==> flow/design.v <==
module axi_master_write #(
    parameter AXI_ID_WD   = 2,
    parameter AXI_DATA_WD = 32,
    parameter AXI_ADDR_WD = 32,
    parameter AXI_STRB_WD = 4
)(
    input                      M_AXI_ACLK,
    input                      M_AXI_ARESETN,    
    input                      w_cmd_valid,
    input  [AXI_ADDR_WD-1 : 0] w_cmd_addr,
    input  [AXI_ID_WD-1   : 0] w_cmd_id,
    input  [1 : 0]             w_cmd_burst,
    input  [2 : 0]             w_cmd_size,
    input  [AXI_ADDR_WD-1 : 0] w_cmd_len,
    output                     w_cmd_ready,
    output                     w_cmd_abort,
    output [AXI_ADDR_WD-1 : 0] M_AXI_AWADDR,
    output [AXI_ID_WD-1   : 0] M_AXI_AWID,
    output [1 : 0]             M_AXI_AWBURST,
    output [2 : 0]             M_AXI_AWSIZE,
    output [7 : 0]             M_AXI_AWLEN,
    output                     M_AXI_AWVALID,
    input                      M_AXI_AWREADY,
    output [AXI_DATA_WD-1 : 0] M_AXI_WDATA,
    output                     M_AXI_WLAST,
    output [AXI_STRB_WD-1 : 0] M_AXI_WSTRB,
    output                     M_AXI_WVALID,
    input                      M_AXI_WREADY,
    input  [AXI_ID_WD-1   : 0] M_AXI_BID,
    input  [1 : 0]             M_AXI_BRESP,
    input                      M_AXI_BVALID,
    output                     M_AXI_BREADY
);
localparam IW = AXI_ID_WD,
           DW = AXI_DATA_WD,
           AW = AXI_ADDR_WD,
           SW = AXI_STRB_WD;
localparam FIXED     = 2'b00,
           INCREMENT = 2'b01,
           WRAP      = 2'b10;
localparam ADDRLSB           = $clog2(DW) - 3;
localparam T_LGMAXBURST      = $clog2((4096 << 3) / DW);
localparam LGMAXBURST        = (T_LGMAXBURST < 8) ? T_LGMAXBURST : 8;
localparam LGMAX_FIXED_BURST = (T_LGMAXBURST < 4) ? T_LGMAXBURST : 4;
localparam AWT               = AW - ADDRLSB;
reg w_busy;
reg w_complete_combo;
reg pre_start;
reg start_burst_combo;
reg phantom_start;
reg [AW-1  : 0] awaddr;
reg [IW-1  : 0] awid;
reg [AWT-1 : 0] awlent;
reg [1 : 0]     awburst;
reg [2 : 0]     awsize;
reg aw_incr_burst;
reg aw_full_incr_burst;
reg aw_full_fixed_burst;
reg aw_needs_alignment;
reg            axi_awvalid;
reg [IW-1 : 0] axi_awid;
reg [AW-1 : 0] axi_awaddr;
reg [1 : 0]    axi_awburst;
reg [7 : 0]    axi_awlen;
reg [2 : 0]    axi_awsize;
reg [DW-1 : 0] axi_wdata;
reg [SW-1 : 0] axi_wstrb;
reg            axi_wlast;
reg            axi_wvalid;
reg            axi_bready;
reg [AWT-1 : 0] aw_requests_remaining;
reg [AWT-1 : 0] aw_next_remaining_combo;
reg aw_next_full_incr_burst_remaining_combo;
reg aw_none_incr_burst_remaining;
reg aw_none_incr_burst_remaining_combo;
reg aw_next_full_fixed_burst_remaining_combo;
reg aw_none_fixed_burst_remaining;
reg aw_none_fixed_burst_remaining_combo;
reg [LGMAXBURST-1 : 0] addr_align_combo;
reg [LGMAXBURST   : 0] initial_burst_len_combo;
reg [LGMAXBURST   : 0] wr_max_burst;
reg [LGMAXBURST   : 0] wr_beats_cnt;
reg axi_abort_pending;
wire w_fire     = w_cmd_valid   && w_cmd_ready;
wire awfire     = M_AXI_AWVALID && M_AXI_AWREADY;
wire wfire      = M_AXI_WVALID  && M_AXI_WREADY;
wire bfire      = M_AXI_BVALID  && M_AXI_BREADY;
wire last_wfire = M_AXI_WLAST   && wfire;
wire aw_pending = M_AXI_AWVALID && !M_AXI_AWREADY;
wire w_pending  = M_AXI_WVALID  && !M_AXI_WREADY;
always @(posedge M_AXI_ACLK) begin
    if (!M_AXI_ARESETN) begin
        w_busy <= 1'b0;
    end
    else if (w_fire) begin
        w_busy <= 1'b1;
    end
    else if (w_complete_combo) begin
        w_busy <= 1'b0;
    end
end
always @(posedge M_AXI_ACLK) begin
    if (!w_busy) begin
        pre_start <= 1'b1;
    end
    else begin
        pre_start <= 1'b0;
    end
end
always @(*) begin
    start_burst_combo = !(aw_incr_burst ? aw_none_incr_burst_remaining : aw_none_fixed_burst_remaining);
    if (!w_busy || axi_abort_pending) begin
        start_burst_combo = 1'b0;
    end
    if (axi_awvalid || pre_start) begin
        start_burst_combo = 1'b0;
    end
    if (M_AXI_WVALID && !(M_AXI_WLAST && M_AXI_WREADY)) begin
        start_burst_combo = 1'b0;
    end
end
always @(posedge M_AXI_ACLK) begin
    if (!w_busy) begin
        phantom_start <= 1'b0;
    end
    else begin
        phantom_start <= start_burst_combo;
    end
end
always @(posedge M_AXI_ACLK) begin
    if (!M_AXI_ARESETN) begin
        axi_awvalid <= 1'b0;
    end
    else if (!aw_pending) begin
        axi_awvalid <= start_burst_combo;
    end
end
always @(*) begin
    if (!w_busy) begin
        w_complete_combo = 1'b0;
    end
    else begin
        w_complete_combo = last_wfire && (aw_incr_burst ? aw_none_incr_burst_remaining : aw_none_fixed_burst_remaining);
        if (axi_abort_pending && !axi_wvalid && !axi_awvalid) begin
            w_complete_combo = 1'b1;
        end
    end
end
always @(posedge M_AXI_ACLK) begin
    if (!w_busy) begin
        axi_abort_pending <= 1'b0;
    end
    else if (bfire && M_AXI_BRESP[1]) begin
        axi_abort_pending <= 1'b1;
    end
end
always @(posedge M_AXI_ACLK) begin
    if (!M_AXI_ARESETN) begin
        awburst <= INCREMENT;
        awsize  <= 'b0;
        awlent  <= 'b0;
        awid    <= 'b0;
        awaddr  <= 'b0;
        aw_incr_burst       <= 1'b1;
        aw_full_incr_burst  <= 1'b0;
        aw_full_fixed_burst <= 1'b0; 
    end
    else if (!w_busy) begin 
        awburst <= w_cmd_burst;
        awsize  <= w_cmd_size;
        awlent  <= w_cmd_len[AW-1 : ADDRLSB];
        awid    <= w_cmd_id;
        awaddr  <= w_cmd_addr;
        aw_incr_burst       <= (w_cmd_burst == INCREMENT);
        aw_full_incr_burst  <= |w_cmd_len[AW-1 : (ADDRLSB+LGMAXBURST)];
        aw_full_fixed_burst <= |w_cmd_len[AW-1 : (ADDRLSB+LGMAX_FIXED_BURST)];
    end
end
always @(posedge M_AXI_ACLK) begin
    if (!aw_pending) begin
        axi_awburst <= awburst;
        axi_awid    <= awid;
        axi_awsize  <= awsize;
    end
end
wire [LGMAXBURST : 0] aw_align_sum = {1'b0, w_cmd_addr[(ADDRLSB+LGMAXBURST-1) : ADDRLSB]} + {1'b0, w_cmd_len[(ADDRLSB+LGMAXBURST-1) : ADDRLSB]};
always @(posedge M_AXI_ACLK) begin
    if (!w_busy) begin
        aw_needs_alignment <= 1'b0;
        if (|w_cmd_addr[(ADDRLSB+LGMAXBURST-1) : ADDRLSB]) begin
            if (|w_cmd_len[AW-1 : (LGMAXBURST+ADDRLSB)]) begin
                aw_needs_alignment <= 1'b1;
            end
            else if (aw_align_sum[LGMAXBURST]) begin
                aw_needs_alignment <= 1'b1;
            end
        end
    end
end
always @(*) begin
    addr_align_combo        = 1'b1 + (~awaddr[(ADDRLSB+LGMAXBURST-1) : ADDRLSB]);
    initial_burst_len_combo = (1 << LGMAXBURST);
    if (!aw_incr_burst) begin
        initial_burst_len_combo = (1 << LGMAX_FIXED_BURST);
        if (!aw_full_fixed_burst) begin
            initial_burst_len_combo = {1'b0, awlent[LGMAXBURST-1 : 0]};
        end
    end
    else if (aw_needs_alignment) begin
        initial_burst_len_combo = {1'b0, addr_align_combo};
    end
    else if (!aw_full_incr_burst) begin
        initial_burst_len_combo = {1'b0, awlent[LGMAXBURST-1 : 0]};
    end
end
always @(posedge M_AXI_ACLK) begin
    if (pre_start) begin
        wr_max_burst <= initial_burst_len_combo;
    end
    else if (phantom_start) begin
        if (aw_incr_burst) begin
            if (!aw_next_full_incr_burst_remaining_combo) begin
                wr_max_burst <= {1'b0, aw_next_remaining_combo[7 : 0]};
            end
            else begin
                wr_max_burst <= (1 << LGMAXBURST);
            end
        end
        else begin
            if (!aw_next_full_fixed_burst_remaining_combo) begin
                wr_max_burst <= {4'b0, aw_next_remaining_combo[3 : 0]};
            end
            else begin
                wr_max_burst <= (1 << LGMAX_FIXED_BURST);
            end
        end
    end
end
always @(posedge M_AXI_ACLK) begin
    if (!aw_pending) begin
        axi_awlen <= wr_max_burst - 1'b1;
    end
end
always @(posedge M_AXI_ACLK) begin
    if (pre_start) begin
        aw_requests_remaining         <= awlent;
        aw_none_incr_burst_remaining  <= 1'b0;
        aw_none_fixed_burst_remaining <= 1'b0;
    end
    else if (phantom_start) begin
        aw_requests_remaining         <= aw_next_remaining_combo;
        aw_none_incr_burst_remaining  <= aw_none_incr_burst_remaining_combo;
        aw_none_fixed_burst_remaining <= aw_none_fixed_burst_remaining_combo;
    end
    else if (axi_abort_pending) begin
        aw_requests_remaining         <= 'b0;
        aw_none_incr_burst_remaining  <= 1'b1;
        aw_none_fixed_burst_remaining <= 1'b1;
    end
end
always @(*) begin
    aw_next_remaining_combo                  = aw_requests_remaining - ({(LGMAXBURST+1){phantom_start}} & wr_max_burst);
    aw_next_full_incr_burst_remaining_combo  = |aw_next_remaining_combo[AWT-1 : LGMAXBURST];
    aw_next_full_fixed_burst_remaining_combo = |aw_next_remaining_combo[AWT-1 : LGMAX_FIXED_BURST];
    aw_none_incr_burst_remaining_combo       = !aw_next_full_incr_burst_remaining_combo && !(|aw_next_remaining_combo[LGMAXBURST-1 : 0]);
    aw_none_fixed_burst_remaining_combo      = !aw_next_full_fixed_burst_remaining_combo && !(|aw_next_remaining_combo[LGMAX_FIXED_BURST-1 : 0]);
end
always @(posedge M_AXI_ACLK) begin
    if (!w_busy) begin
        axi_awaddr <= w_cmd_addr;
    end
    else if (awfire) begin
        axi_awaddr[ADDRLSB-1 : 0] <= 'b0;
        if (aw_incr_burst) begin
            axi_awaddr[AW-1 : ADDRLSB] <=axi_awaddr[AW-1 : ADDRLSB] + axi_awlen + 1'b1;
        end
    end
end
always @(posedge M_AXI_ACLK) begin
    if (!M_AXI_ARESETN) begin
        axi_wvalid <= 1'b0;
    end
    else if (!w_pending) begin
        if (last_wfire) begin
            axi_wvalid <= 1'b0;
        end
        if (start_burst_combo) begin
            axi_wvalid <= 1'b1;
        end
    end
end
always @(posedge M_AXI_ACLK) begin
    if (!M_AXI_ARESETN) begin
        wr_beats_cnt  <= 'b0;
    end
    else begin
        case ({phantom_start,  wfire})
            2'b00: begin end
            2'b01: begin
                wr_beats_cnt  <= wr_beats_cnt - 1'b1;
            end
            2'b10: begin
                wr_beats_cnt  <= wr_beats_cnt + wr_max_burst;
            end
            2'b11: begin
                wr_beats_cnt  <= wr_beats_cnt + M_AXI_AWLEN;
            end
        endcase
    end
end
always @(posedge M_AXI_ACLK) begin
    if (!M_AXI_ARESETN) begin
        axi_wdata <= 'b0;
    end
    else if (wfire) begin
        axi_wdata <= axi_wdata + 1'b1;
        if (M_AXI_WLAST) begin
            axi_wdata <= 'b0;
        end
    end
end
always @(posedge M_AXI_ACLK) begin
    if (!w_busy) begin
        axi_wlast <= (awlent == 'b1);
    end
    else if (!w_pending) begin
        if (start_burst_combo) begin
            axi_wlast <= (wr_max_burst == 'b1);
        end
        else if (phantom_start) begin
            axi_wlast <= (M_AXI_AWLEN == 'b1);
        end
        else begin
            axi_wlast <= (wr_beats_cnt == 2);
        end
    end
end
always @(posedge M_AXI_ACLK) begin
    if (!w_pending) begin
        axi_wstrb <= axi_abort_pending ? 'b0 : {SW{1'b1}};
    end
end 
always @(posedge M_AXI_ACLK) begin
    if (!M_AXI_ARESETN) begin
        axi_bready <= 1'b0;
    end 
    else if (last_wfire) begin
        axi_bready <= 1'b1;
    end
    else if (bfire) begin
        axi_bready <= 1'b0;
    end
end
assign w_cmd_ready   = !w_busy && !axi_abort_pending;
assign w_cmd_abort   = axi_abort_pending;
assign M_AXI_AWVALID = axi_awvalid;
assign M_AXI_AWADDR  = axi_awaddr;
assign M_AXI_AWID    = axi_awid;
assign M_AXI_AWBURST = axi_awburst;
assign M_AXI_AWSIZE  = axi_awsize;
assign M_AXI_AWLEN   = axi_awlen;
assign M_AXI_WVALID  = axi_wvalid;
assign M_AXI_WDATA   = axi_wdata;
assign M_AXI_WSTRB   = axi_wstrb;
assign M_AXI_WLAST   = axi_wlast;
assign M_AXI_BREADY  = axi_bready;
endmodule
module axi_master_read #(
    parameter AXI_ID_WD   = 2,
    parameter AXI_DATA_WD = 32,
    parameter AXI_ADDR_WD = 32,
    parameter AXI_STRB_WD = 4
)(
    input                      M_AXI_ACLK,
    input                      M_AXI_ARESETN,    
    input                      r_cmd_valid,
    input  [AXI_ADDR_WD-1 : 0] r_cmd_addr,
    input  [AXI_ID_WD-1   : 0] r_cmd_id,
    input  [1 : 0]             r_cmd_burst,
    input  [2 : 0]             r_cmd_size,
    input  [AXI_ADDR_WD-1 : 0] r_cmd_len,
    output                     r_cmd_ready,
    output                     r_cmd_abort,
    output [AXI_ADDR_WD-1 : 0] M_AXI_ARADDR,
    output [AXI_ID_WD-1   : 0] M_AXI_ARID,
    output [1 : 0]             M_AXI_ARBURST,
    output [2 : 0]             M_AXI_ARSIZE,
    output [7 : 0]             M_AXI_ARLEN,
    output                     M_AXI_ARVALID,
    input                      M_AXI_ARREADY,
    input  [AXI_DATA_WD-1 : 0] M_AXI_RDATA,
    input                      M_AXI_RLAST,
    input  [AXI_ID_WD-1   : 0] M_AXI_RID,
    input  [1 : 0]             M_AXI_RRESP,
    input                      M_AXI_RVALID,
    output                     M_AXI_RREADY
);
localparam IW = AXI_ID_WD,
           DW = AXI_DATA_WD,
           AW = AXI_ADDR_WD,
           SW = AXI_STRB_WD;
localparam FIXED     = 2'b00,
           INCREMENT = 2'b01,
           WRAP      = 2'b10;
localparam ADDRLSB           = $clog2(DW) - 3;
localparam T_LGMAXBURST      = $clog2((4096 << 3) / DW);
localparam LGMAXBURST        = (T_LGMAXBURST < 8) ? T_LGMAXBURST : 8;
localparam LGMAX_FIXED_BURST = (T_LGMAXBURST < 4) ? T_LGMAXBURST : 4;
localparam AWT               = AW - ADDRLSB;
reg r_busy;
reg r_complete_combo;
reg pre_start;
reg start_burst_combo;
reg phantom_start;
reg [AW-1  : 0] araddr;
reg [IW-1  : 0] arid;
reg [AWT-1 : 0] arlent;
reg [1 : 0]     arburst;
reg [2 : 0]     arsize;
reg ar_incr_burst;
reg ar_full_incr_burst;
reg ar_full_fixed_burst;
reg ar_needs_alignment;
reg            axi_arvalid;
reg [IW-1 : 0] axi_arid;
reg [AW-1 : 0] axi_araddr;
reg [1 : 0]    axi_arburst;
reg [7 : 0]    axi_arlen;
reg [2 : 0]    axi_arsize;
reg            axi_rready;
reg [AWT-1 : 0] ar_requests_remaining;
reg [AWT-1 : 0] ar_next_remaining_combo;
reg ar_next_full_incr_burst_remaining_combo;
reg ar_none_incr_burst_remaining;
reg ar_none_incr_burst_remaining_combo;
reg ar_next_full_fixed_burst_remaining_combo;
reg ar_none_fixed_burst_remaining;
reg ar_none_fixed_burst_remaining_combo;
reg [LGMAXBURST-1 : 0] addr_align_combo;
reg [LGMAXBURST   : 0] initial_burst_len_combo;
reg [LGMAXBURST   : 0] rd_max_burst;
reg [9 : 0] ar_burst_outstanding;
reg         ar_last_outstanding;
reg axi_abort_pending;
wire r_fire     = r_cmd_valid   && r_cmd_ready;
wire arfire     = M_AXI_ARVALID && M_AXI_ARREADY;
wire rfire      = M_AXI_RVALID  && M_AXI_RREADY;
wire last_rfire = M_AXI_RLAST   && rfire;
wire ar_pending = M_AXI_ARVALID && !M_AXI_ARREADY;
always @(posedge M_AXI_ACLK) begin
    if (!M_AXI_ARESETN) begin
        r_busy <= 1'b0;
    end
    else if (r_fire) begin
        r_busy <= 1'b1;
    end
    else if (r_complete_combo) begin
        r_busy <= 1'b0;
    end
end
always @(posedge M_AXI_ACLK) begin
    if (!r_busy) begin
        pre_start <= 1'b1;
    end
    else begin
        pre_start <= 1'b0;
    end
end
always @(*) begin
    start_burst_combo = !(ar_incr_burst ? ar_none_incr_burst_remaining : ar_none_fixed_burst_remaining);
    if (!r_busy || axi_abort_pending) begin
        start_burst_combo = 1'b0;
    end
    if (axi_arvalid || pre_start) begin
        start_burst_combo = 1'b0;
    end
end
always @(posedge M_AXI_ACLK) begin
    if (!r_busy) begin
        phantom_start <= 1'b0;
    end
    else begin
        phantom_start <= start_burst_combo;
    end
end
always @(posedge M_AXI_ACLK) begin
    if (!M_AXI_ARESETN) begin
        axi_arvalid <= 1'b0;
    end
    else if (!ar_pending) begin
        axi_arvalid <= start_burst_combo;
    end
end
always @(*) begin
    if (!r_busy) begin
        r_complete_combo = 1'b0;
    end
    else begin
        r_complete_combo = !pre_start && !phantom_start
                        && (ar_incr_burst ? ar_none_incr_burst_remaining : ar_none_fixed_burst_remaining)
                        && ((ar_burst_outstanding == 'b0) || (last_rfire && ar_last_outstanding));
    end
end
always @(posedge M_AXI_ACLK) begin
    if (!M_AXI_ARESETN) begin
        ar_burst_outstanding <= 'b0;
        ar_last_outstanding  <= 1'b0;
    end
    else begin
        if (phantom_start && !last_rfire) begin
            ar_burst_outstanding <= ar_burst_outstanding + 1'b1;
            ar_last_outstanding  <= (ar_burst_outstanding == 1'b0);
        end
        if (last_rfire && !phantom_start) begin
            ar_burst_outstanding <= ar_burst_outstanding - 1'b1;
            ar_last_outstanding  <= (ar_burst_outstanding == 'd2);
        end
    end
end
always @(posedge M_AXI_ACLK) begin
    if (!r_busy) begin
        axi_abort_pending <= 1'b0;
    end
    else if (rfire && M_AXI_RRESP[1]) begin
        axi_abort_pending <= 1'b1;
    end
end
always @(posedge M_AXI_ACLK) begin
    if (!M_AXI_ARESETN) begin
        arburst <= INCREMENT;
        arsize  <= 'b0;
        arlent  <= 'b0;
        arid    <= 'b0;
        araddr  <= 'b0;
        ar_incr_burst       <= 1'b1;
        ar_full_incr_burst  <= 1'b0;
        ar_full_fixed_burst <= 1'b0; 
    end
    else if (!r_busy) begin 
        arburst <= r_cmd_burst;
        arsize  <= r_cmd_size;
        arlent  <= r_cmd_len[AW-1 : ADDRLSB];
        arid    <= r_cmd_id;
        araddr  <= r_cmd_addr;
        ar_incr_burst       <= (r_cmd_burst == INCREMENT);
        ar_full_incr_burst  <= |r_cmd_len[AW-1 : (ADDRLSB+LGMAXBURST)];
        ar_full_fixed_burst <= |r_cmd_len[AW-1 : (ADDRLSB+LGMAX_FIXED_BURST)];
    end
end
always @(posedge M_AXI_ACLK) begin
    if (!ar_pending) begin
        axi_arburst <= arburst;
        axi_arid    <= arid;
        axi_arsize  <= arsize;
    end
end
wire [LGMAXBURST : 0] ar_align_sum = {1'b0, r_cmd_addr[(ADDRLSB+LGMAXBURST-1) : ADDRLSB]} + {1'b0, r_cmd_len[(ADDRLSB+LGMAXBURST-1) : ADDRLSB]};
always @(posedge M_AXI_ACLK) begin
    if (!r_busy) begin
        ar_needs_alignment <= 1'b0;
        if (|r_cmd_addr[(ADDRLSB+LGMAXBURST-1) : ADDRLSB]) begin
            if (|r_cmd_len[AW-1 : (LGMAXBURST+ADDRLSB)]) begin
                ar_needs_alignment <= 1'b1;
            end
            else if (ar_align_sum[LGMAXBURST]) begin
                ar_needs_alignment <= 1'b1;
            end
        end
    end
end
always @(*) begin
    addr_align_combo        = 1'b1 + (~araddr[(ADDRLSB+LGMAXBURST-1) : ADDRLSB]);
    initial_burst_len_combo = (1 << LGMAXBURST);
    if (!ar_incr_burst) begin
        initial_burst_len_combo = (1 << LGMAX_FIXED_BURST);
        if (!ar_full_fixed_burst) begin
            initial_burst_len_combo = {1'b0, arlent[LGMAXBURST-1 : 0]};
        end
    end
    else if (ar_needs_alignment) begin
        initial_burst_len_combo = {1'b0, addr_align_combo};
    end
    else if (!ar_full_incr_burst) begin
        initial_burst_len_combo = {1'b0, arlent[LGMAXBURST-1 : 0]};
    end
end
always @(posedge M_AXI_ACLK) begin
    if (pre_start) begin
        rd_max_burst <= initial_burst_len_combo;
    end
    else if (phantom_start) begin
        if (ar_incr_burst) begin
            if (!ar_next_full_incr_burst_remaining_combo) begin
                rd_max_burst <= {1'b0, ar_next_remaining_combo[7 : 0]};
            end
            else begin
                rd_max_burst <= (1 << LGMAXBURST);
            end
        end
        else begin
            if (!ar_next_full_fixed_burst_remaining_combo) begin
                rd_max_burst <= {4'b0, ar_next_remaining_combo[3 : 0]};
            end
            else begin
                rd_max_burst <= (1 << LGMAX_FIXED_BURST);
            end
        end
    end
end
always @(posedge M_AXI_ACLK) begin
    if (!ar_pending) begin
        axi_arlen <= rd_max_burst - 1'b1;
    end
end
always @(posedge M_AXI_ACLK) begin
    if (pre_start) begin
        ar_requests_remaining         <= arlent;
        ar_none_incr_burst_remaining  <= 1'b0;
        ar_none_fixed_burst_remaining <= 1'b0;
    end
    else if (phantom_start) begin
        ar_requests_remaining         <= ar_next_remaining_combo;
        ar_none_incr_burst_remaining  <= ar_none_incr_burst_remaining_combo;
        ar_none_fixed_burst_remaining <= ar_none_fixed_burst_remaining_combo;
    end
    else if (axi_abort_pending) begin
        ar_requests_remaining         <= 'b0;
        ar_none_incr_burst_remaining  <= 1'b1;
        ar_none_fixed_burst_remaining <= 1'b1;
    end
end
always @(*) begin
    ar_next_remaining_combo                  = ar_requests_remaining - ({(LGMAXBURST+1){phantom_start}} & rd_max_burst);
    ar_next_full_incr_burst_remaining_combo  = |ar_next_remaining_combo[AWT-1 : LGMAXBURST];
    ar_next_full_fixed_burst_remaining_combo = |ar_next_remaining_combo[AWT-1 : LGMAX_FIXED_BURST];
    ar_none_incr_burst_remaining_combo       = !ar_next_full_incr_burst_remaining_combo && !(|ar_next_remaining_combo[LGMAXBURST-1 : 0]);
    ar_none_fixed_burst_remaining_combo      = !ar_next_full_fixed_burst_remaining_combo && !(|ar_next_remaining_combo[LGMAX_FIXED_BURST-1 : 0]);
end
always @(posedge M_AXI_ACLK) begin
    if (!r_busy) begin
        axi_araddr <= r_cmd_addr;
    end
    else if (arfire) begin
        axi_araddr[ADDRLSB-1 : 0] <= 'b0;
        if (ar_incr_burst) begin
            axi_araddr[AW-1 : ADDRLSB] <=axi_araddr[AW-1 : ADDRLSB] + axi_arlen + 1'b1;
        end
    end
end
always @(posedge M_AXI_ACLK) begin
    if (!M_AXI_ARESETN) begin
        axi_rready <= 1'b0;
    end 
    else if (arfire) begin
        axi_rready <= 1'b1;
    end
    else if (r_complete_combo) begin
        axi_rready <= 1'b0;
    end
end
assign r_cmd_ready   = !r_busy && !axi_abort_pending;
assign r_cmd_abort   = axi_abort_pending;
assign M_AXI_ARVALID = axi_arvalid;
assign M_AXI_ARADDR  = axi_araddr;
assign M_AXI_ARID    = axi_arid;
assign M_AXI_ARBURST = axi_arburst;
assign M_AXI_ARSIZE  = axi_arsize;
assign M_AXI_ARLEN   = axi_arlen;
assign M_AXI_RREADY  = axi_rready;
endmodule
module DMAC #(
    parameter AXI_ID_WD   = 2,
    parameter AXI_DATA_WD = 32,
    parameter AXI_ADDR_WD = 32,
    parameter AXI_STRB_WD = 4
)(
    input                      AXI_ACLK,
    input                      AXI_ARESETN,    
    input                      cmd_valid,
    input  [AXI_ADDR_WD-1 : 0] cmd_addr,
    input  [AXI_ID_WD-1   : 0] cmd_id,
    input  [1 : 0]             cmd_burst,
    input  [2 : 0]             cmd_size,
    input  [AXI_ADDR_WD-1 : 0] cmd_len,
    output                     cmd_ready,
    output                     cmd_abort,
    output [AXI_ADDR_WD-1 : 0] AXI_AWADDR,
    output [AXI_ID_WD-1   : 0] AXI_AWID,
    output [1 : 0]             AXI_AWBURST,
    output [2 : 0]             AXI_AWSIZE,
    output [7 : 0]             AXI_AWLEN,
    output                     AXI_AWVALID,
    input                      AXI_AWREADY,
    output [AXI_DATA_WD-1 : 0] AXI_WDATA,
    output [AXI_STRB_WD-1 : 0] AXI_WSTRB,
    output                     AXI_WLAST,
    output                     AXI_WVALID,
    input                      AXI_WREADY,
    input  [AXI_ID_WD-1   : 0] AXI_BID,
    input  [1 : 0]             AXI_BRESP,
    input                      AXI_BVALID,
    output                     AXI_BREADY,
    output [AXI_ADDR_WD-1 : 0] AXI_ARADDR,
    output [AXI_ID_WD-1   : 0] AXI_ARID,
    output [1 : 0]             AXI_ARBURST,
    output [2 : 0]             AXI_ARSIZE,
    output [7 : 0]             AXI_ARLEN,
    output                     AXI_ARVALID,
    input                      AXI_ARREADY,
    input  [AXI_DATA_WD-1 : 0] AXI_RDATA,
    input                      AXI_RLAST,
    input  [AXI_ID_WD-1   : 0] AXI_RID,
    input  [1 : 0]             AXI_RRESP,
    input                      AXI_RVALID,
    output                     AXI_RREADY
);
wire w_cmd_ready, r_cmd_ready;
wire w_cmd_abort, r_cmd_abort;
assign cmd_ready = w_cmd_ready && r_cmd_ready;
assign cmd_abort = w_cmd_abort || r_cmd_abort;
wire cmd_valid_both = cmd_valid && cmd_ready;
axi_master_write #(
    .AXI_ID_WD(AXI_ID_WD),
    .AXI_DATA_WD(AXI_DATA_WD),
    .AXI_ADDR_WD(AXI_ADDR_WD),
    .AXI_STRB_WD(AXI_STRB_WD)
) axi_master_write(
    .M_AXI_ACLK(AXI_ACLK),
    .M_AXI_ARESETN(AXI_ARESETN),    
    .w_cmd_valid(cmd_valid_both),
    .w_cmd_addr(cmd_addr),
    .w_cmd_id(cmd_id),
    .w_cmd_burst(cmd_burst),
    .w_cmd_size(cmd_size),
    .w_cmd_len(cmd_len),
    .w_cmd_ready(w_cmd_ready),
    .w_cmd_abort(w_cmd_abort),
    .M_AXI_AWADDR(AXI_AWADDR),
    .M_AXI_AWID(AXI_AWID),
    .M_AXI_AWBURST(AXI_AWBURST),
    .M_AXI_AWSIZE(AXI_AWSIZE),
    .M_AXI_AWLEN(AXI_AWLEN),
    .M_AXI_AWVALID(AXI_AWVALID),
    .M_AXI_AWREADY(AXI_AWREADY),
    .M_AXI_WDATA(AXI_WDATA),
    .M_AXI_WLAST(AXI_WLAST),
    .M_AXI_WSTRB(AXI_WSTRB),
    .M_AXI_WVALID(AXI_WVALID),
    .M_AXI_WREADY(AXI_WREADY),
    .M_AXI_BID(AXI_BID),
    .M_AXI_BRESP(AXI_BRESP),
    .M_AXI_BVALID(AXI_BVALID),
    .M_AXI_BREADY(AXI_BREADY)
);
axi_master_read #(
    .AXI_ID_WD(AXI_ID_WD),
    .AXI_DATA_WD(AXI_DATA_WD),
    .AXI_ADDR_WD(AXI_ADDR_WD),
    .AXI_STRB_WD(AXI_STRB_WD)
) axi_master_read(
    .M_AXI_ACLK(AXI_ACLK),
    .M_AXI_ARESETN(AXI_ARESETN),    
    .r_cmd_valid(cmd_valid_both),
    .r_cmd_addr(cmd_addr),
    .r_cmd_id(cmd_id),
    .r_cmd_burst(cmd_burst),
    .r_cmd_size(cmd_size),
    .r_cmd_len(cmd_len),
    .r_cmd_ready(r_cmd_ready),
    .r_cmd_abort(r_cmd_abort),
    .M_AXI_ARADDR(AXI_ARADDR),
    .M_AXI_ARID(AXI_ARID),
    .M_AXI_ARBURST(AXI_ARBURST),
    .M_AXI_ARSIZE(AXI_ARSIZE),
    .M_AXI_ARLEN(AXI_ARLEN),
    .M_AXI_ARVALID(AXI_ARVALID),
    .M_AXI_ARREADY(AXI_ARREADY),
    .M_AXI_RDATA(AXI_RDATA),
    .M_AXI_RLAST(AXI_RLAST),
    .M_AXI_RVALID(AXI_RVALID),
    .M_AXI_RREADY(AXI_RREADY),
    .M_AXI_RID(AXI_RID),
    .M_AXI_RRESP(AXI_RRESP)
);
endmodule
# Step by step through the tools: DMAC
# Tool output for the design above, in the order of the flow.
# Line numbers count from 1 in the design file above.
# Operators carry their Yosys type and port widths (W data, S select, Z words).
# Library cell names are shortened.
# The mark n/a stands for no value.
[inputs]
top = "DMAC"
clk_port = "AXI_ACLK"
library = "sky130hd"
corner = "tt_025C_1v80"

# Elaborated design
# Counts by Yosys on the flattened word-level netlist (proc, flatten, opt, wreduce; memories kept). Register bits leave out memories and registers merged into their read ports (data or address). Print and check cells are left out. Cells with the same type and inputs are merged into one.
[classes]
equal = 14
reduce_logical = 90
logic = 5
n_mux = 75
add_sub_neg = 17
[op_table]
columns = ["cell", "n"]
rows = [
  ["$mux W30", 12],
  ["$mux W9", 14],
  ["$reduce_or A26 Y1", 3],
  ["$reduce_or A22 Y1", 3],
  ["$add A30 B1 Y30 const B", 2],
  ["$sub A30 B30 Y30", 2],
  ["$add A30 B8 Y30", 2],
  ["$mux W1", 36],
  ["$logic_and A1 B1 Y1", 33],
  ["$add A32 B1 Y32 const B", 1],
  ["$mux W32", 1],
  ["$eq A30 B1 Y1 const B", 1],
  ["$pmux W9 S3", 1],
  ["$reduce_or A8 Y1", 3],
  ["$logic_not A1 Y1", 23],
  ["$reduce_bool A2 Y1", 10],
  ["$mux W10", 2],
  ["$and A9 B9 Y9", 2],
  ["$add A1 B8 Y8 const A", 2],
  ["$sub A8 B1 Y8 const B", 2],
  ["$not A8 Y8", 2],
  ["$mux W8", 2],
  ["$add A10 B1 Y10 const B", 1],
  ["$sub A10 B1 Y10 const B", 1],
  ["$eq A10 B2 Y1 const B", 1],
  ["$logic_not A10 Y1", 1],
  ["$ne A2 B2 Y1 const B", 5],
  ["$mux W5", 2],
]
# Other operator kinds: 16; their cells: 31.
[bits]
word_cells = 258
out_inout_bits = 138
in_bits = 120
regBits = 348

# Depth
# Longest topological path by Yosys (ltp), each cell counted once; first at word level (registers and memories cut), then after technology mapping (sequential cells cut; the memories' decode and read muxes count).
[depth]
depth_word = 8
abc_area = 0
mapped_depth = 16
depth_no_buf = 14

# Synthesis result
# The flow's flattened synthesis, as Yosys stat reports it; memories are mapped. The netlist is that of the ABC_AREA named above (0 if unset); the other value can give another one.
# Totals and module areas in this step are rounded.
[mapped]
cells = 1865
area_um2 = 18200
seq_area_um2 = 8590
ff_cells = 341
[types]
columns = ["cell_type", "n", "type_area_um2"]
rows = [
  ["edfxtp_1", 176, 5.29E+03],
  ["dfxtp_1", 165, 3.3E+03],
  ["mux2i_1", 86, 860.826],
  ["ha_1", 64, 800.768],
  ["nand2_1", 207, 776.995],
  ["xnor2_1", 84, 735.706],
  ["xor2_1", 83, 726.947],
  ["nor2b_1", 100, 625.6],
  ["nor2_1", 142, 533.011],
  ["o21ai_0", 102, 510.49],
  ["a21oi_1", 91, 455.437],
  ["nand3_1", 51, 255.245],
  ["inv_1", 61, 228.97],
  ["a21boi_0", 30, 225.216],
  ["clkbuf_1", 60, 225.216],
  ["nor4_1", 33, 206.448],
  ["nor3_1", 38, 190.182],
  ["and2_1", 25, 156.4],
]
# Not listed: further types 53, cells in them 267.
# By module: a second synthesis without flattening, with its own total; a netlist apart from the flattened one above.
[unflattened]
cells_unflattened = 2026
hier_area_um2 = 19300
# Rows give one instance, submodules left out.
[modules]
columns = ["mod", "mod_seq_area_um2", "mod_area_um2", "n_cells", "n_inst"]
rows = [
  ["axi_master_write", 4630, 10400, 1105, 1],
  ["axi_master_read", 3950, 8890, 918, 1],
  ["DMAC", 0.0, 18.8, 3, 1],
]

# Worst setup path after synthesis
# Path of least setup slack by OpenSTA after synthesis, without wires, with an ideal clock, recovery checks aside; 20% of the period is set as input and as output delay. Where synthesis merged equal registers, the netlist keeps one of their names.
[synth_timing]
path_kind = "input-to-reg"
from = "in AXI_WREADY"
to = "reg axi_master_write.wr_beats_cnt[8]"
slack_ns = 2.072
path_stages = 15
delay_ns = 3.128
t_arrival_ns = 4.313
clock_period_ns = 6.5
input_delay_ns = 1.300
launch_ns = 1.300
n_path_buf = 2
period_less_setup_slack_ns = 4.428
# "delay_ns" is the arrival time less input delay plus setup time.
# "path_stages" counts driving pins, that of a launching flip-flop among them; a cell with two outputs on the path counts twice.
# "period_less_setup_slack_ns" = period - worst setup slack (recovery checks aside). The figure is calculated, with input and output delays left at 20% of the set period.
# Between the ends stands the longest chain of elaborated cells between them, by number of cells; it is not shown to be the way that was timed. Of several equally long chains one is given.
# A line is the first line of the expression or statement that the cell stems from. Yosys adds cells for indexed reads and writes and turns some case tables into memories.
# At most two assigning lines are given for a register; there are more.
[synth_between]
cell_sequence = "and2_1 -> clkbuf_1 -> clkbuf_1 -> o211ai_1 -> ha_1 -> fa_1 -> a21o_1 -> a21oi_1 -> nor2b_1 -> o21a_1 -> o41ai_1 -> a211oi_1 -> a311oi_1 -> xnor2_1 -> and2_1"
elab_chain_len = 3
cells_between = 6
cone_lines = 2
[synth_lines]
columns = ["item", "line_no", "rtl"]
rows = [
  ["start, declared", 698, "input                      AXI_WREADY,"],
  ["$logic_and A1 B1 Y1", 86, "wire wfire      = M_AXI_WVALID  && M_AXI_WREADY;"],
  ["$eq A2 B2 Y1", 297, "case ({phantom_start,  wfire})"],
  ["$pmux W9 S3", 297, ""],
  ["end, assigned", 300, "wr_beats_cnt  <= wr_beats_cnt - 1'b1;"],
  ["end, assigned", 303, "wr_beats_cnt  <= wr_beats_cnt + wr_max_burst;"],
  ["end, declared", 82, "reg [LGMAXBURST   : 0] wr_beats_cnt;"],
]

# Timing after layout
# From the final timing report of stored run 2: the path of least setup slack in the routed layout; clock arrival at registers is part of the times.
[layout_timing]
path_kind = "input-to-reg"
from = "in AXI_WREADY"
to = "reg axi_master_write.wr_beats_cnt[8]"
input_delay_ns = 1.30
launch_ns = 1.30
path_stages = 14
n_path_buf = 1
clock_period_ns = 6.5
t_arrival_ns = 5.07
slack_ns = 1.88
# Between the ends stands the longest chain of elaborated cells between them, by number of cells; it is not shown to be the way that was timed. Of several equally long chains one is given.
# At most two assigning lines are given for a register; there are more.
[layout_between]
cell_sequence = "clkdlybuf4s50_1 -> and2_1 -> o211ai_1 -> ha_1 -> fa_1 -> a21o_1 -> a21oi_1 -> nor2b_1 -> o21a_1 -> o41ai_1 -> a211oi_1 -> a311oi_1 -> xnor2_1 -> and2_1"
elab_chain_len = 3
cells_between = 6
cone_lines = 2
[layout_lines]
columns = ["item", "line_no", "rtl"]
rows = [
  ["start, declared", 698, "input                      AXI_WREADY,"],
  ["$logic_and A1 B1 Y1", 86, "wire wfire      = M_AXI_WVALID  && M_AXI_WREADY;"],
  ["$eq A2 B2 Y1", 297, "case ({phantom_start,  wfire})"],
  ["$pmux W9 S3", 297, ""],
  ["end, assigned", 300, "wr_beats_cnt  <= wr_beats_cnt - 1'b1;"],
  ["end, assigned", 303, "wr_beats_cnt  <= wr_beats_cnt + wr_max_burst;"],
  ["end, declared", 82, "reg [LGMAXBURST   : 0] wr_beats_cnt;"],
]

Ticket comment

Record of 5 stored runs of the RTL-to-layout flow on DMAC, platform sky130hd. The runs are unordered. Constraints: input delay and output delay 20% of the set period each, output load 0.01 pF.
"timing.achieved_period_ns": clock period set for the run, less the worst setup slack. It is reckoned from that one timing run; input and output delays stay at 20% of the period that was set.
By "worst_path_allowed_less_slack_ns" is meant the share of the clock period that the worst setup path is allowed (20% is reserved at inputs, 20% at outputs), minus its slack. Clock arrival times at its registers enter into it.
By "totalPower_uw" is meant OpenSTA's value without simulated activity: inputs other than the clock are taken to toggle once in ten clock periods, and the tool carries that through the logic.
Measured values are rounded.

# stored run 1
==> flow/run.sh <==
#!/bin/bash
# the make line also repeats the synthesis and layout settings of config.mk as NAME=value (left out here)
make -C /OpenROAD-flow-scripts/flow DESIGN_CONFIG=/design/flow/config.mk WORK_HOME=/design/flow/orfs CLKGATE_MAP_FILE= finish
==> flow/config.mk <==
export PLATFORM = sky130hd
export DESIGN_NAME = DMAC
export DESIGN_NICKNAME = DMAC
export VERILOG_FILES = /design/flow/design.v
export SDC_FILE = /design/flow/constraint.sdc
export NUM_CORES = 4
export LEC_CHECK = 0
export CAP_MARGIN = 20
export CELL_PAD_IN_SITES_GLOBAL_PLACEMENT = 2
export CORE_MARGIN = 9
export CORE_UTILIZATION = 65
export GPL_ROUTABILITY_DRIVEN = 0
export MAX_ROUTING_LAYER = met5
export MIN_ROUTING_LAYER = met1
export PLACE_DENSITY_LB_ADDON = 0.09
export SETUP_SLACK_MARGIN = 0.76
export SLEW_MARGIN = 35
==> flow/constraint.sdc <==
create_clock -name core_clock -period 3.1 [get_ports {AXI_ACLK}]
set_input_delay 0.6200 -clock core_clock [delete_from_list [all_inputs] [get_ports {AXI_ACLK}]]
set_output_delay 0.6200 -clock core_clock [all_outputs]
set_load 0.01 [all_outputs]

==> stored run 1: results <==
outcome="no results, placement failed with FLW-0024"

# stored run 2
==> flow/run.sh <==
#!/bin/bash
# the make line also repeats the synthesis and layout settings of config.mk as NAME=value (left out here)
make -C /OpenROAD-flow-scripts/flow DESIGN_CONFIG=/design/flow/config.mk WORK_HOME=/design/flow/orfs CLKGATE_MAP_FILE= finish
==> flow/config.mk <==
export PLATFORM = sky130hd
export DESIGN_NAME = DMAC
export DESIGN_NICKNAME = DMAC
export VERILOG_FILES = /design/flow/design.v
export SDC_FILE = /design/flow/constraint.sdc
export NUM_CORES = 4
export LEC_CHECK = 0
export CAP_MARGIN = 20
export CORE_MARGIN = 2
export CORE_UTILIZATION = 40
export SLEW_MARGIN = 20
==> flow/constraint.sdc <==
create_clock -name core_clock -period 6.5 [get_ports {AXI_ACLK}]
set_input_delay 1.3000 -clock core_clock [delete_from_list [all_inputs] [get_ports {AXI_ACLK}]]
set_output_delay 1.3000 -clock core_clock [all_outputs]
set_load 0.01 [all_outputs]

==> stored run 2: results <==
worst_path_allowed_less_slack_ns=3.32
critical_path_type="input-to-reg"
final_die_area_um2=47100
synth_chip_area_um2=18200
cell_area_final_um2=22100
totalPower_uw=6880
setupTns_ns=0.000
fin_hold_ws_ns=0.432
timing.achieved_period_ns=4.622
finish.utilization_pct=49.1
setup_worst_slack_ns=1.88

# stored run 3
==> flow/run.sh <==
#!/bin/bash
# the make line also repeats the synthesis and layout settings of config.mk as NAME=value (left out here)
make -C /OpenROAD-flow-scripts/flow DESIGN_CONFIG=/design/flow/config.mk WORK_HOME=/design/flow/orfs CLKGATE_MAP_FILE= finish
==> flow/config.mk <==
export PLATFORM = sky130hd
export DESIGN_NAME = DMAC
export DESIGN_NICKNAME = DMAC
export VERILOG_FILES = /design/flow/design.v
export SDC_FILE = /design/flow/constraint.sdc
export NUM_CORES = 4
export LEC_CHECK = 0
export CAP_MARGIN = 20
export CELL_PAD_IN_SITES_GLOBAL_PLACEMENT = 2
export CORE_MARGIN = 2
export CORE_UTILIZATION = 40
export SLEW_MARGIN = 20
==> flow/constraint.sdc <==
create_clock -name core_clock -period 6.64 [get_ports {AXI_ACLK}]
set_input_delay 1.3280 -clock core_clock [delete_from_list [all_inputs] [get_ports {AXI_ACLK}]]
set_output_delay 1.3280 -clock core_clock [all_outputs]
set_load 0.01 [all_outputs]

==> stored run 3: results <==
setup_worst_slack_ns=1.99
timing.achieved_period_ns=4.646
synth_chip_area_um2=18200
totalPower_uw=6890
finish.utilization_pct=49.5
fin_hold_ws_ns=0.424
worst_path_allowed_less_slack_ns=3.32
critical_path_type="input-to-reg"
setupTns_ns=0.000
cell_area_final_um2=22300
final_die_area_um2=47100

# stored run 4
==> flow/run.sh <==
#!/bin/bash
# the make line also repeats the synthesis and layout settings of config.mk as NAME=value (left out here)
make -C /OpenROAD-flow-scripts/flow DESIGN_CONFIG=/design/flow/config.mk WORK_HOME=/design/flow/orfs CLKGATE_MAP_FILE= finish
==> flow/config.mk <==
export PLATFORM = sky130hd
export DESIGN_NAME = DMAC
export DESIGN_NICKNAME = DMAC
export VERILOG_FILES = /design/flow/design.v
export SDC_FILE = /design/flow/constraint.sdc
export NUM_CORES = 4
export LEC_CHECK = 0
export ABC_AREA = 1
export CAP_MARGIN = 20
export CELL_PAD_IN_SITES_DETAIL_PLACEMENT = 2
export CELL_PAD_IN_SITES_GLOBAL_PLACEMENT = 2
export CORE_MARGIN = 2
export CORE_UTILIZATION = 51
export GPL_ROUTABILITY_DRIVEN = 0
export GPL_TIMING_DRIVEN = 0
export MIN_ROUTING_LAYER = met1
export SLEW_MARGIN = 20
==> flow/constraint.sdc <==
create_clock -name core_clock -period 6.4 [get_ports {AXI_ACLK}]
set_input_delay 1.2800 -clock core_clock [delete_from_list [all_inputs] [get_ports {AXI_ACLK}]]
set_output_delay 1.2800 -clock core_clock [all_outputs]
set_load 0.01 [all_outputs]

==> stored run 4: results <==
outcome="no results, placement failed with GPL-0301"

# stored run 5
==> flow/run.sh <==
#!/bin/bash
# the make line also repeats the synthesis and layout settings of config.mk as NAME=value (left out here)
make -C /OpenROAD-flow-scripts/flow DESIGN_CONFIG=/design/flow/config.mk WORK_HOME=/design/flow/orfs CLKGATE_MAP_FILE= finish
==> flow/config.mk <==
export PLATFORM = sky130hd
export DESIGN_NAME = DMAC
export DESIGN_NICKNAME = DMAC
export VERILOG_FILES = /design/flow/design.v
export SDC_FILE = /design/flow/constraint.sdc
export NUM_CORES = 4
export LEC_CHECK = 0
export ABC_AREA = 0
export CAP_MARGIN = 0
export CELL_PAD_IN_SITES_DETAIL_PLACEMENT = 1
export CELL_PAD_IN_SITES_GLOBAL_PLACEMENT = 1
export CORE_MARGIN = 10
export CORE_UTILIZATION = 64
export CTS_CLUSTER_DIAMETER = 381
export CTS_CLUSTER_SIZE = 58
export GPL_ROUTABILITY_DRIVEN = 0
export MAX_ROUTING_LAYER = met5
export MIN_ROUTING_LAYER = met1
export PLACE_DENSITY = 0.92
export SLEW_MARGIN = 20
export TNS_END_PERCENT = 80
==> flow/constraint.sdc <==
create_clock -name core_clock -period 3.56 [get_ports {AXI_ACLK}]
set_input_delay 0.7120 -clock core_clock [delete_from_list [all_inputs] [get_ports {AXI_ACLK}]]
set_output_delay 0.7120 -clock core_clock [all_outputs]
set_load 0.01 [all_outputs]

==> stored run 5: results <==
outcome="no results, placement failed with GPL-0301"
